==> flow/design.v <==
module SizedFIFO(CLK, RST_N, D_IN, ENQ, FULL_N, D_OUT, DEQ, EMPTY_N, CLR);
   parameter               p1width = 1;  
   parameter               p2depth = 3;
   parameter               p3cntr_width = 1;  
   parameter               guarded = 1;
   localparam              p2depth2 = p2depth -2 ;
   input                   CLK;
   input                   RST_N;
   input                   CLR;
   input [p1width - 1 : 0] D_IN;
   input                   ENQ;
   input                   DEQ;
   output                  FULL_N;
   output                  EMPTY_N;
   output [p1width - 1 : 0] D_OUT;
   reg                      not_ring_full;
   reg                      ring_empty;
   reg [p3cntr_width-1 : 0] head;
   wire [p3cntr_width-1 : 0] next_head;
   reg [p3cntr_width-1 : 0]  tail;
   wire [p3cntr_width-1 : 0] next_tail;
   reg [p1width - 1 : 0]     arr[0: ((p2depth >= 2) ? (p2depth2) : 0)];
   reg [p1width - 1 : 0]     D_OUT;
   reg                       hasodata;
   wire [p3cntr_width-1:0]   depthLess2 = p2depth2[p3cntr_width-1:0] ;
   wire [p3cntr_width-1 : 0] incr_tail;
   wire [p3cntr_width-1 : 0] incr_head;
   assign                    incr_tail = tail + 1'b1 ;
   assign                    incr_head = head + 1'b1 ;
   assign    next_head = (head == depthLess2 ) ? {p3cntr_width{1'b0}} : incr_head ;
   assign    next_tail = (tail == depthLess2 ) ? {p3cntr_width{1'b0}} : incr_tail ;
   assign    EMPTY_N = hasodata;
   assign    FULL_N  = not_ring_full;
   always @(posedge CLK   )
     begin
        if (!RST_N)
          begin
             head <=  {p3cntr_width {1'b0}} ;
             tail <=  {p3cntr_width {1'b0}} ;
             ring_empty <=  1'b1;
             not_ring_full <=  1'b1;
             hasodata <=  1'b0;
          end  
        else
         begin
            if (!CLR && ENQ && ((DEQ && !ring_empty) || (!DEQ && hasodata && not_ring_full)))
              begin
                 arr[tail] <=  D_IN;
              end
            if (CLR)
              begin
                 head <=  {p3cntr_width {1'b0}} ;
                 tail <=  {p3cntr_width {1'b0}} ;
                 ring_empty <=  1'b1;
                 not_ring_full <=  1'b1;
                 hasodata <=  1'b0;
              end  
            else if (DEQ && ENQ )
              begin
                 if (ring_empty)
                   begin
                      D_OUT <=  D_IN;
                   end
                 else
                   begin
                      tail <=  next_tail;
                      D_OUT <=  arr[head];
                      head <=  next_head;
                   end
              end  
            else if ( DEQ )
              begin
                 if (ring_empty)
                   begin
                      hasodata <=  1'b0;
                   end
                 else
                   begin
                      D_OUT <=  arr[head];
                      head <=  next_head;
                      not_ring_full <=  1'b1;
                      ring_empty <=  next_head == tail ;
                   end
              end  
            else if (ENQ)
              begin
                 if (! hasodata)
                   begin
                      D_OUT <=  D_IN;
                      hasodata <=  1'b1;
                   end
                 else if ( not_ring_full )  
                   begin
                      tail <=  next_tail;
                      ring_empty <=  1'b0;
                      not_ring_full <=  ! (next_tail == head) ;
                   end
              end  
         end  
     end  
endmodule
module XbarArbiter(CLK, RST_N, raises, grant, valid);
    parameter N=4;
    input CLK;
    input RST_N;
    input [N-1:0] raises;
    output reg [N-1:0] grant;
    output reg valid;
    function [1:0] gen_grant_carry;
	input c, r, p;
	begin
	    gen_grant_carry[1] = ~r & (c | p);
	    gen_grant_carry[0] = r & (c | p);
	end
    endfunction
    reg [N-1:0] token;
    reg [N-1:0] granted_A;
    reg [N-1:0] granted_B;
    reg carry;
    reg [1:0] gc;
    integer i;
    always@(*) begin
	valid = 1'b0;
	grant = 0;
	carry = 0;
	granted_A = 0;
	granted_B = 0;
	for(i=0; i < N; i=i+1) begin
	    gc = gen_grant_carry(carry, raises[i], token[i]);
	    granted_A[i] = gc[0];
	    carry = gc[1];
	end
	for(i=0; i < N; i=i+1) begin
	    gc = gen_grant_carry(carry, raises[i], token[i]);
	    granted_B[i] = gc[0];
	    carry = gc[1];
	end
	for(i=0; i < N; i=i+1) begin
	    if(granted_A[i] | granted_B[i]) begin
		grant = 0;
		grant[i] = 1'b1;
		valid = 1'b1;
	    end
	end
    end
    always@(posedge CLK) begin
	if(RST_N) token <= {token[N-2:0], token[N-1]};
	else token <= 1;
    end
endmodule
module Xbar(CLK, RST_N,
	    i_valid,
	    i_prio,
	    i_tail,
	    i_dst,
	    i_vc,
	    i_data, 
	    o_valid,
	    o_prio,
	    o_tail,
	    o_dst,
	    o_vc,
	    o_data, 
 	    i_cred,
	    i_cred_valid,
	    o_cred_en
	    );
    parameter N		    = 8;
    parameter NUM_VCS	    = 2;
    parameter CUT	    = 2;
    parameter DATA	    = 32;
    parameter BUFFER_DEPTH  = 8;
    parameter LOG_N	    = (
	N <= 1 ? 0: 
	N <= 2 ? 1: 
	N <= 4 ? 2: 
	N <= 8 ? 3: 
	N <= 16 ? 4: 
	N <= 32 ? 5: 
	N <= 64 ? 6: 
	N <= 128 ? 7: 
	N <= 256 ? 8 : 
	N <= 512 ? 9 : 
	N <= 1024 ? 10 : 
	N <= 2048 ? 11 : 
	N <= 4096 ? 12 : 
	N <= 8192 ? 13 : 
	N <= 16384 ? 14 : -1);
    parameter VC	    = (
	NUM_VCS <= 1 ? 0: 
	NUM_VCS <= 2 ? 1: 
	NUM_VCS <= 4 ? 2: 
	NUM_VCS <= 8 ? 3: 
	NUM_VCS <= 16 ? 4: 
	NUM_VCS <= 32 ? 5: 
	NUM_VCS <= 64 ? 6: 
	NUM_VCS <= 128 ? 7: 
	NUM_VCS <= 256 ? 8 : 
	NUM_VCS <= 512 ? 9 : 
	NUM_VCS <= 1024 ? 10 : 
	NUM_VCS <= 2048 ? 11 : 
	NUM_VCS <= 4096 ? 12 : 
	NUM_VCS <= 8192 ? 13 : 
	NUM_VCS <= 16384 ? 14 : -1); 
    parameter DST	    = (
	N <= 1 ? 0: 
	N <= 2 ? 1: 
	N <= 4 ? 2: 
	N <= 8 ? 3: 
	N <= 16 ? 4: 
	N <= 32 ? 5: 
	N <= 64 ? 6: 
	N <= 128 ? 7: 
	N <= 256 ? 8 : 
	N <= 512 ? 9 : 
	N <= 1024 ? 10 : 
	N <= 2048 ? 11 : 
	N <= 4096 ? 12 : 
	N <= 8192 ? 13 : 
	N <= 16384 ? 14 : -1);
    parameter FLIT_WIDTH    = 1+1+DST+VC+DATA;
    parameter CRED_WIDTH    = (
	BUFFER_DEPTH <= 1 ? 0: 
	BUFFER_DEPTH <= 2 ? 1: 
	BUFFER_DEPTH <= 4 ? 2: 
	BUFFER_DEPTH <= 8 ? 3: 
	BUFFER_DEPTH <= 16 ? 4: 
	BUFFER_DEPTH <= 32 ? 5: 
	BUFFER_DEPTH <= 64 ? 6: 
	BUFFER_DEPTH <= 128 ? 7: 
	BUFFER_DEPTH <= 256 ? 8 : 
	BUFFER_DEPTH <= 512 ? 9 : 
	BUFFER_DEPTH <= 1024 ? 10 : 
	BUFFER_DEPTH <= 2048 ? 11 : 
	BUFFER_DEPTH <= 4096 ? 12 : 
	BUFFER_DEPTH <= 8192 ? 13 : 
	BUFFER_DEPTH <= 16384 ? 14 : -1) + 1;
    input CLK, RST_N;
    input [N-1:0]              i_valid;
    input [N-1:0]              i_prio; 
    input [N-1:0]              i_tail;
    input [N*DST-1:0]          i_dst; 
    input [N*VC-1:0]           i_vc;
    input [N*DATA-1:0]         i_data;
    wire [VC-1:0]              i_vc_arr [N-1:0];
    wire [N-1:0]               f_prio;
    wire [N-1:0]               f_tail;
    wire [DST-1:0]             f_dst [N-1:0];
    wire [VC-1:0]              f_vc [N-1:0];
    wire [DATA-1:0]            f_data [N-1:0];
    wire [N-1:0]               f_elig;
    wire [DST*N-1:0]	       f_dst_flat;
    wire [VC*N-1:0]            f_vc_flat;
    wire [DATA*N-1:0]          f_data_flat;
    output reg [N-1:0]         o_valid;
    output reg [N-1:0]         o_prio;
    output reg [N-1:0]         o_tail;
    output [N*DST-1:0]         o_dst;
    output [N*VC-1:0]          o_vc;
    output [N*DATA-1:0]        o_data;
    reg [DST-1:0]              o_dst_arr [N-1:0];
    reg [VC-1:0]               o_vc_arr [N-1:0];
    reg [DATA-1:0]             o_data_arr [N-1:0];
    output [N*VC-1:0]          i_cred;  
    output reg [N-1:0]         i_cred_valid;  
    reg [VC-1:0]               i_cred_arr [N-1:0];
    input [N-1:0]              o_cred_en;
    wire [N-1:0]               grants [N-1:0];
    wire [N-1:0]               grant_valids;
    reg [N-1:0]                deq_en;
    reg [CRED_WIDTH-1:0]       creds_left [N-1:0];
    genvar i, o, k;
    integer in,out;
    generate
	for(o=0; o < N; o=o+1) begin: arbiters
	    wire [N-1:0] raises;
	    for(k=0; k < N; k=k+1) begin: raisewires
		assign raises[k] = (f_dst[k] == o) && f_elig[k];
	    end
	    XbarArbiter#(.N(N)) arbiter(.CLK(CLK), 
					.RST_N(RST_N),
					.raises(raises),
					.valid(grant_valids[o]),
					.grant(grants[o]));  
	end
    endgenerate
    always@(posedge CLK) begin
	if(RST_N) begin
	    for(in=0; in < N; in=in+1) begin
		if(i_valid[in])
		    i_cred_arr[in] <= i_vc_arr[in];
	    end
	end
	else begin
	    for(in=0; in < N; in=in+1) begin
		i_cred_arr[in]<='hx;
	    end
	end
    end
    for(i=0; i < N; i=i+1) begin: assign_arr
	assign i_vc_arr[i] = i_vc[(i+1)*VC-1:i*VC];
        assign i_cred[(i+1)*VC-1:i*VC] = i_cred_arr[i];
        assign o_dst[(i+1)*DST-1:i*DST] = o_dst_arr[i];
	assign o_vc[(i+1)*VC-1:i*VC] = o_vc_arr[i];
	assign o_data[(i+1)*DATA-1:i*DATA] = o_data_arr[i]; 
    end
    always@(*) begin
	for(in=0; in < N; in=in+1) begin: deqwires
	    deq_en[in] = 1'b0;
	    i_cred_valid[in] = 1'b0;
	    for(out=0; out < N; out=out+1) begin: outer
		if(grant_valids[out] && (grants[out][in] == 1'b1) && (creds_left[out] != 0)) begin
		    deq_en[in] = 1'b1;
		    i_cred_valid[in] = 1'b1;
		end
	    end
	end
    end
    for(i=0; i < N; i=i+1) begin
	assign f_dst_flat[(i+1)*DST-1:i*DST] = f_dst[i];
	assign f_vc_flat[(i+1)*VC-1:i*VC] = f_vc[i];
	assign f_data_flat[(i+1)*DATA-1:i*DATA] = f_data[i];
    end
    for(i=0; i < N; i=i+1) begin: steerwires
	always@(grant_valids[i] or grants[i] or creds_left[i] or f_prio or f_tail or f_dst_flat or f_vc_flat or f_data_flat) begin
	    o_valid[i] = 1'b0;
	    o_prio[i] = 'hx;
	    o_tail[i] = 'hx;
	    o_dst_arr[i] = 'hx;
	    o_vc_arr[i] = 'hx;
	    o_data_arr[i] = 'hx;
	    for(in=0; in < N; in=in+1) begin: innersteer
		if(grant_valids[i] && (grants[i][in] == 1'b1) && (creds_left[i] != 0)) begin
		    o_valid[i] = 1'b1;
		    o_prio[i] = f_prio[in];
		    o_tail[i] = f_tail[in];
		    o_dst_arr[i]  = f_dst[in];
		    o_vc_arr[i]   = f_vc[in];
		    o_data_arr[i] = f_data[in];
		end
	    end
	end
    end
    for(o=0; o < N; o=o+1) begin: output_credits
	always@(posedge CLK) begin
	    if(RST_N) begin
		if((o_cred_en[o] == 1'b0) && (o_valid[o] == 1'b1))
		    creds_left[o] <= creds_left[o] - 1;
		else if((o_cred_en[o] == 1'b1) && (o_valid[o] == 1'b0))
		    creds_left[o] <= creds_left[o] + 1;
	    end
	    else begin
		creds_left[o] <= BUFFER_DEPTH;
	    end
	end
    end
    generate
	for(i=0; i < N; i=i+1) begin: ififos
	    SizedFIFO#(.p1width(FLIT_WIDTH), .p2depth(BUFFER_DEPTH), .p3cntr_width((
	BUFFER_DEPTH <= 1 ? 0: 
	BUFFER_DEPTH <= 2 ? 1: 
	BUFFER_DEPTH <= 4 ? 2: 
	BUFFER_DEPTH <= 8 ? 3: 
	BUFFER_DEPTH <= 16 ? 4: 
	BUFFER_DEPTH <= 32 ? 5: 
	BUFFER_DEPTH <= 64 ? 6: 
	BUFFER_DEPTH <= 128 ? 7: 
	BUFFER_DEPTH <= 256 ? 8 : 
	BUFFER_DEPTH <= 512 ? 9 : 
	BUFFER_DEPTH <= 1024 ? 10 : 
	BUFFER_DEPTH <= 2048 ? 11 : 
	BUFFER_DEPTH <= 4096 ? 12 : 
	BUFFER_DEPTH <= 8192 ? 13 : 
	BUFFER_DEPTH <= 16384 ? 14 : -1))) inQ
		       (.CLK(CLK), 
			.RST_N(RST_N), 
			.D_IN({i_prio[i], i_tail[i], i_dst[(i+1)*DST-1:i*DST], i_vc[(i+1)*VC-1:i*VC], i_data[(i+1)*DATA-1:i*DATA]}),
			.ENQ(i_valid[i]),
			.D_OUT({f_prio[i], f_tail[i], f_dst[i], f_vc[i], f_data[i]}),
			.DEQ(deq_en[i]),
			.EMPTY_N(f_elig[i]),
			.FULL_N(),  
			.CLR(1'b0)  
		      );
	end
    endgenerate
endmodule
* Tool chain data of Xbar
What the tools print for Xbar, step after step.
Line numbers count from 1 in the design file above.
Operators carry their Yosys type and port widths (W data, S select, Z words).
Library cell names are shortened.
The mark - stands for no value.
- Design top :: Xbar
- Clock input :: CLK
- Library :: sky130hd
- Timing corner :: tt_025C_1v80

* Elaborated design
Source: Yosys, flattened and elaborated. Widths are those after wreduce. Print and check cells do not count. Equal cells are merged and count once.
Yosys's memory passes give these memory sizes; they may raise the number of words (mostly to a power of two), join words into wider ones and drop unused or constant bits.
- Flip-flop bits (word level) :: 480
- RAM bits :: 2128
- Word width x clocked read ports :: 304
- Memory cells :: 8
- Output and inout bits :: 328
- Word-level cells :: 2143
** Memories
- ififos[0].inQ.arr :: words 7, bits a word 38, rd ports 1, wr ports 1, RTL line 22 : reg [p1width - 1 : 0]     arr[0: ((p2depth >= 2) ? (p2depth2) : 0)];
- ififos[1].inQ.arr :: words 7, bits a word 38, rd ports 1, wr ports 1, RTL line 22
- ififos[2].inQ.arr :: words 7, bits a word 38, rd ports 1, wr ports 1, RTL line 22
- ififos[3].inQ.arr :: words 7, bits a word 38, rd ports 1, wr ports 1, RTL line 22
- ififos[4].inQ.arr :: words 7, bits a word 38, rd ports 1, wr ports 1, RTL line 22
- ififos[5].inQ.arr :: words 7, bits a word 38, rd ports 1, wr ports 1, RTL line 22
Further memories, not shown: 2.
- Add/subtract/negate cells :: 32
- Equality and inequality tests :: 144
- Multiplexer cells :: 959
- Bitwise gates (word level) :: 520
- Reduce/logical cells :: 408
** Operator list (count)
- $mux W38 :: 64
- $mux W32 :: 64
- $mux W1 :: 583
- $mux W3 :: 192
- $and A1 B1 Y1 :: 248
- $logic_and A1 B1 Y1 :: 248
- $or A1 B1 Y1 :: 184
- $eq A3 B3 Y1 const B :: 48
- $reduce_bool A2 Y1 :: 64
- $reduce_and A4 Y1 :: 24
- $mux W4 :: 24
- $not A1 Y1 :: 88
- $ne A2 B2 Y1 const B :: 32
- $mux W7 :: 8
- $add A3 B1 Y3 const B :: 16
- $eq A3 B2 Y1 const B :: 16
- $eq A3 B3 Y1 :: 16
- $mux W6 :: 8
- $reduce_and A5 Y1 :: 8
- $mux W5 :: 8
- $add A4 B1 Y4 const B :: 8
- $sub A4 B1 Y4 const B :: 8
- $reduce_bool A4 Y1 :: 8
- $logic_not A1 Y1 :: 24
- $eq A3 B1 Y1 const B :: 8
- $ne A3 B2 Y1 const B :: 8
- $ne A3 B3 Y1 const B :: 8
- $logic_not A3 Y1 :: 8
Other operator kinds: 5; their cells: 40.

* Longest topological paths
Longest topological path by Yosys (ltp), each cell counted once; first at word level (registers and memories cut), then after technology mapping (sequential cells cut; the memories' decode and read muxes count).
- Depth in word-level cells :: 53
- ABC_AREA :: 0
- Mapped depth :: 20

* Synthesis result
Yosys stat after the flow's synthesis: flattened, memories mapped to cells. It holds for the ABC_AREA given above (unset counts as 0); a run with the other value may have another netlist.
- Cells in the netlist :: 9217
- Mapped area :: 123065.5 sq um
- Sequential part of the area :: 77114.0 sq um
- Flip-flops :: 2632
- Buffer cells :: 961
** Cell types (count)
- edfxtp_1 :: 2440
- mux2i_1 :: 788
- mux4_2 :: 304
- dfxtp_1 :: 192
- o21ai_0 :: 749
- mux2_2 :: 312
- nand2_1 :: 816
- clkbuf_1 :: 761
- a21oi_1 :: 391
- nor2_1 :: 520
- a222oi_1 :: 194
- a211oi_1 :: 140
- o211ai_1 :: 139
- a22oi_1 :: 113
- a31oi_1 :: 85
- buf_1 :: 140
- o22ai_1 :: 80
- inv_1 :: 132
Not listed: further types 77, cells in them 921.
The figures by module come from a second, unflattened synthesis with its own total; it is not the netlist above.
- Cells (unflattened synthesis) :: 11420
- Area (unflattened synthesis) :: 135477.4 sq um
Rows give one instance, submodules left out.
** By module
- SizedFIFO :: instances 8, cells 716, area 12622.1 sq um, seq. area 9369.0 sq um
- Xbar :: instances 1, cells 5044, area 29265.6 sq um, seq. area 880.8 sq um
- XbarArbiter #(N=8) :: instances 8, cells 81, area 654.4 sq um, seq. area 160.2 sq um

* Timing after synthesis
Source: OpenSTA report_checks on the synthesized netlist (no wires, ideal clock, input and output delay 20% of the period each), path of least setup slack; recovery checks are left aside. Register names are those of the netlist, which keeps one name where synthesis merged equal registers.
- Path kind :: reg2reg
- From :: register ififos[4].inQ.D_OUT[33]
- To :: memory ififos[3].inQ.arr[0][0]
- Clock period :: 8.0 ns
- Data arrival time :: 7.707 ns
- Data required time :: 7.458 ns
- Slack :: -0.248 ns
- Delay of the path :: 8.249 ns
- Driving pins on the path :: 16
- Path buffers :: 3
- Synthesis period reached :: 8.248 ns
"delay of the path" is the arrival time less input delay plus setup time.
"driving pins on the path": output pins that drive a net of the path, with the launching flip-flop's if there is one; two outputs of one cell count as two.
"synthesis period reached" is the clock period less the worst setup slack; recovery checks do not enter. This is arithmetic on one report: input and output delays are still those of the set period (20% each).
The rows between start and end are the longest chain of elaborated cells between them; the timing report does not say that the signal goes this way. Where chains are equally long, one stands for them.
A line is the first line of the expression or statement that the cell stems from. Yosys adds cells for indexed reads and writes and turns some case tables into memories.
At most two assigning lines are given for a register; there are more.
The path ends at the enable pin of a flip-flop; only ways to that pin are counted.
- Path through :: edfxtp_1 > or4b_1 > buf_2 > a21o_1 > a2111o_1 > a311o_1 > o21ai_0 > nand3_1 > nor2b_1 > nor3b_1 > and4b_1 > buf_2 > inv_1 > buf_2 > mux2_2 > nor4b_1
- Cells in the longest elaborated chain :: 45
- Elaborated cells on any way between the ends :: 498
- Classes of those cells :: 7 x eq/ne; 116 x mux; 344 x logic; 31 x reduce/logical
** RTL lines, path after synthesis
- start, declared :: RTL line 15 : output [p1width - 1 : 0] D_OUT;
- start, assigned :: RTL line 67 : D_OUT <=  arr[head];
- start, assigned :: RTL line 79 : D_OUT <=  arr[head];
- $logic_not A3 Y1 :: RTL line 278 : assign raises[k] = (f_dst[k] == o) && f_elig[k];
- $logic_and A1 B1 Y1 :: RTL line 278
- $not A1 Y1 :: RTL line 112 : gen_grant_carry[1] = ~r & (c | p);
- $and A1 B1 Y1 :: RTL line 112
- $or A1 B1 Y1 :: RTL line 112
- $and A1 B1 Y1 :: RTL line 112
- $or A1 B1 Y1 :: RTL line 112
- [... 23 more ...]
- $mux W1 x8 :: RTL line 312 : if(grant_valids[out] && (grants[out][in] == 1'b1) && (creds_left[out] != 0)) begin
- $logic_not A1 Y1 :: RTL line 46 : if (!CLR && ENQ && ((DEQ && !ring_empty) || (!DEQ && hasodata && not_ring_full)))
- $logic_and A1 B1 Y1 x2 :: RTL line 46
- $logic_or A1 B1 Y1 :: RTL line 46
- $logic_and A1 B1 Y1 :: RTL line 46
- $mux W3 :: RTL line 46
- $mux W3 :: RTL line 36 : if (!RST_N)
- end, declared :: RTL line 22 : reg [p1width - 1 : 0]     arr[0: ((p2depth >= 2) ? (p2depth2) : 0)];
Some nets on the timed path still bear RTL names; the line given drives or declares the net.
** Nets with RTL names, path after synthesis (RTL line)
- ififos[3].inQ.DEQ :: 312

* Worst path after layout
From the final timing report of job 1: the path of least setup slack in the routed layout; clock arrival at registers is part of the times.
- Path kind :: reg2out
- From :: register ififos[4].inQ.D_OUT[35]
- To :: output port o_data[17]
- Clock period :: 8.95 ns
- Output delay :: 1.79 ns
- Data arrival time :: 7.06 ns
- Data required time :: 7.16 ns
- Slack :: 0.10 ns
- Driving pins on the path :: 17
- Path buffers :: 5
The rows between start and end are the longest chain of elaborated cells between them; the timing report does not say that the signal goes this way. Where chains are equally long, one stands for them.
At most two assigning lines are given for a register; there are more.
- Path through :: edfxtp_1 > buf_12 > or4b_1 > buf_2 > a21o_1 > a2111o_1 > a311o_1 > o21ai_1 > nand4_1 > or3b_1 > buf_2 > clkbuf_4 > mux2i_1 > nand2_1 > o211ai_1 > nand3_1 > clkdlybuf4s50_1
- Cells in the longest elaborated chain :: 38
- Elaborated cells on any way between the ends :: 91
- Classes of those cells :: 30 x mux; 43 x logic; 18 x reduce/logical
** RTL lines, path after layout
- start, declared :: RTL line 15 : output [p1width - 1 : 0] D_OUT;
- start, assigned :: RTL line 67 : D_OUT <=  arr[head];
- start, assigned :: RTL line 79 : D_OUT <=  arr[head];
- $logic_not A3 Y1 :: RTL line 278 : assign raises[k] = (f_dst[k] == o) && f_elig[k];
- $logic_and A1 B1 Y1 :: RTL line 278
- $not A1 Y1 :: RTL line 112 : gen_grant_carry[1] = ~r & (c | p);
- $and A1 B1 Y1 :: RTL line 112
- $or A1 B1 Y1 :: RTL line 112
- $and A1 B1 Y1 :: RTL line 112
- $or A1 B1 Y1 :: RTL line 112
- [... 16 more ...]
- $and A1 B1 Y1 :: RTL line 112
- $or A1 B1 Y1 :: RTL line 113 : gen_grant_carry[0] = r & (c | p);
- $and A1 B1 Y1 :: RTL line 113
- $or A1 B1 Y1 :: RTL line 139 : if(granted_A[i] | granted_B[i]) begin
- $mux W1 :: RTL line 139
- $logic_and A1 B1 Y1 x2 :: RTL line 333 : if(grant_valids[i] && (grants[i][in] == 1'b1) && (creds_left[i] != 0)) begin
- $mux W32 x8 :: RTL line 333
- end, declared :: RTL line 260 : output [N*DATA-1:0]        o_data;

Add stored flow runs of Xbar

2 stored runs of Xbar in the flow (synthesis by Yosys, layout by OpenROAD, sky130hd cells), in arbitrary order. Constraints: input delay and output delay 20% of the set period each, output load 0.01 pF.
"total power of the final layout": no workload was simulated; the value follows from the tool's default switching activity.

* Job 1
** Files
==> flow/run.sh <==
#!/bin/bash
# the make line also repeats the synthesis and layout settings of config.mk as NAME=value (left out here)
make -C /OpenROAD-flow-scripts/flow DESIGN_CONFIG=/design/flow/config.mk WORK_HOME=/design/flow/orfs CLKGATE_MAP_FILE= finish
==> flow/config.mk <==
export PLATFORM = sky130hd
export DESIGN_NAME = Xbar
export DESIGN_NICKNAME = Xbar
export VERILOG_FILES = /design/flow/design.v
export SDC_FILE = /design/flow/constraint.sdc
export NUM_CORES = 4
export LEC_CHECK = 0
export CAP_MARGIN = 10
export CELL_PAD_IN_SITES_DETAIL_PLACEMENT = 1
export CELL_PAD_IN_SITES_GLOBAL_PLACEMENT = 3
export CORE_ASPECT_RATIO = 1.15
export CORE_MARGIN = 2
export CORE_UTILIZATION = 18
export CTS_CLUSTER_DIAMETER = 135
export CTS_CLUSTER_SIZE = 63
export GPL_ROUTABILITY_DRIVEN = 0
export GPL_TIMING_DRIVEN = 0
export PLACE_DENSITY_LB_ADDON = 0.04
export SETUP_SLACK_MARGIN = -0.04
export SLEW_MARGIN = 40
==> flow/constraint.sdc <==
create_clock -name core_clock -period 8.95 [get_ports {CLK}]
set_input_delay 1.7900 -clock core_clock [delete_from_list [all_inputs] [get_ports {CLK}]]
set_output_delay 1.7900 -clock core_clock [all_outputs]
set_load 0.01 [all_outputs]
** Results
- Setup slack of the worst path :: 0.096 ns
- Setup total negative slack :: 0.000 ns
- Total power of the final layout :: 30,108 µW
- Total die area :: 690,341.0 sq um
- Smallest hold slack :: 0.441 ns
- Post-layout utilization :: 0.227
- Synthesis area :: 123,065.5 sq um

* Job 2
** Files
==> flow/run.sh <==
#!/bin/bash
# the make line also repeats the synthesis and layout settings of config.mk as NAME=value (left out here)
make -C /OpenROAD-flow-scripts/flow DESIGN_CONFIG=/design/flow/config.mk WORK_HOME=/design/flow/orfs CLKGATE_MAP_FILE= finish
==> flow/config.mk <==
export PLATFORM = sky130hd
export DESIGN_NAME = Xbar
export DESIGN_NICKNAME = Xbar
export VERILOG_FILES = /design/flow/design.v
export SDC_FILE = /design/flow/constraint.sdc
export NUM_CORES = 4
export LEC_CHECK = 0
export ABC_AREA = 0
export CAP_MARGIN = 25
export CELL_PAD_IN_SITES_DETAIL_PLACEMENT = 1
export CELL_PAD_IN_SITES_GLOBAL_PLACEMENT = 2
export CORE_MARGIN = 2
export CORE_UTILIZATION = 72
export GPL_ROUTABILITY_DRIVEN = 0
export MAX_ROUTING_LAYER = met4
export SETUP_SLACK_MARGIN = 2.06
export SLEW_MARGIN = 20
export TNS_END_PERCENT = 5
==> flow/constraint.sdc <==
create_clock -name core_clock -period 7.85 [get_ports {CLK}]
set_input_delay 1.5700 -clock core_clock [delete_from_list [all_inputs] [get_ports {CLK}]]
set_output_delay 1.5700 -clock core_clock [all_outputs]
set_load 0.01 [all_outputs]
** Results
Not finished: placement ended with error GPL-0301.
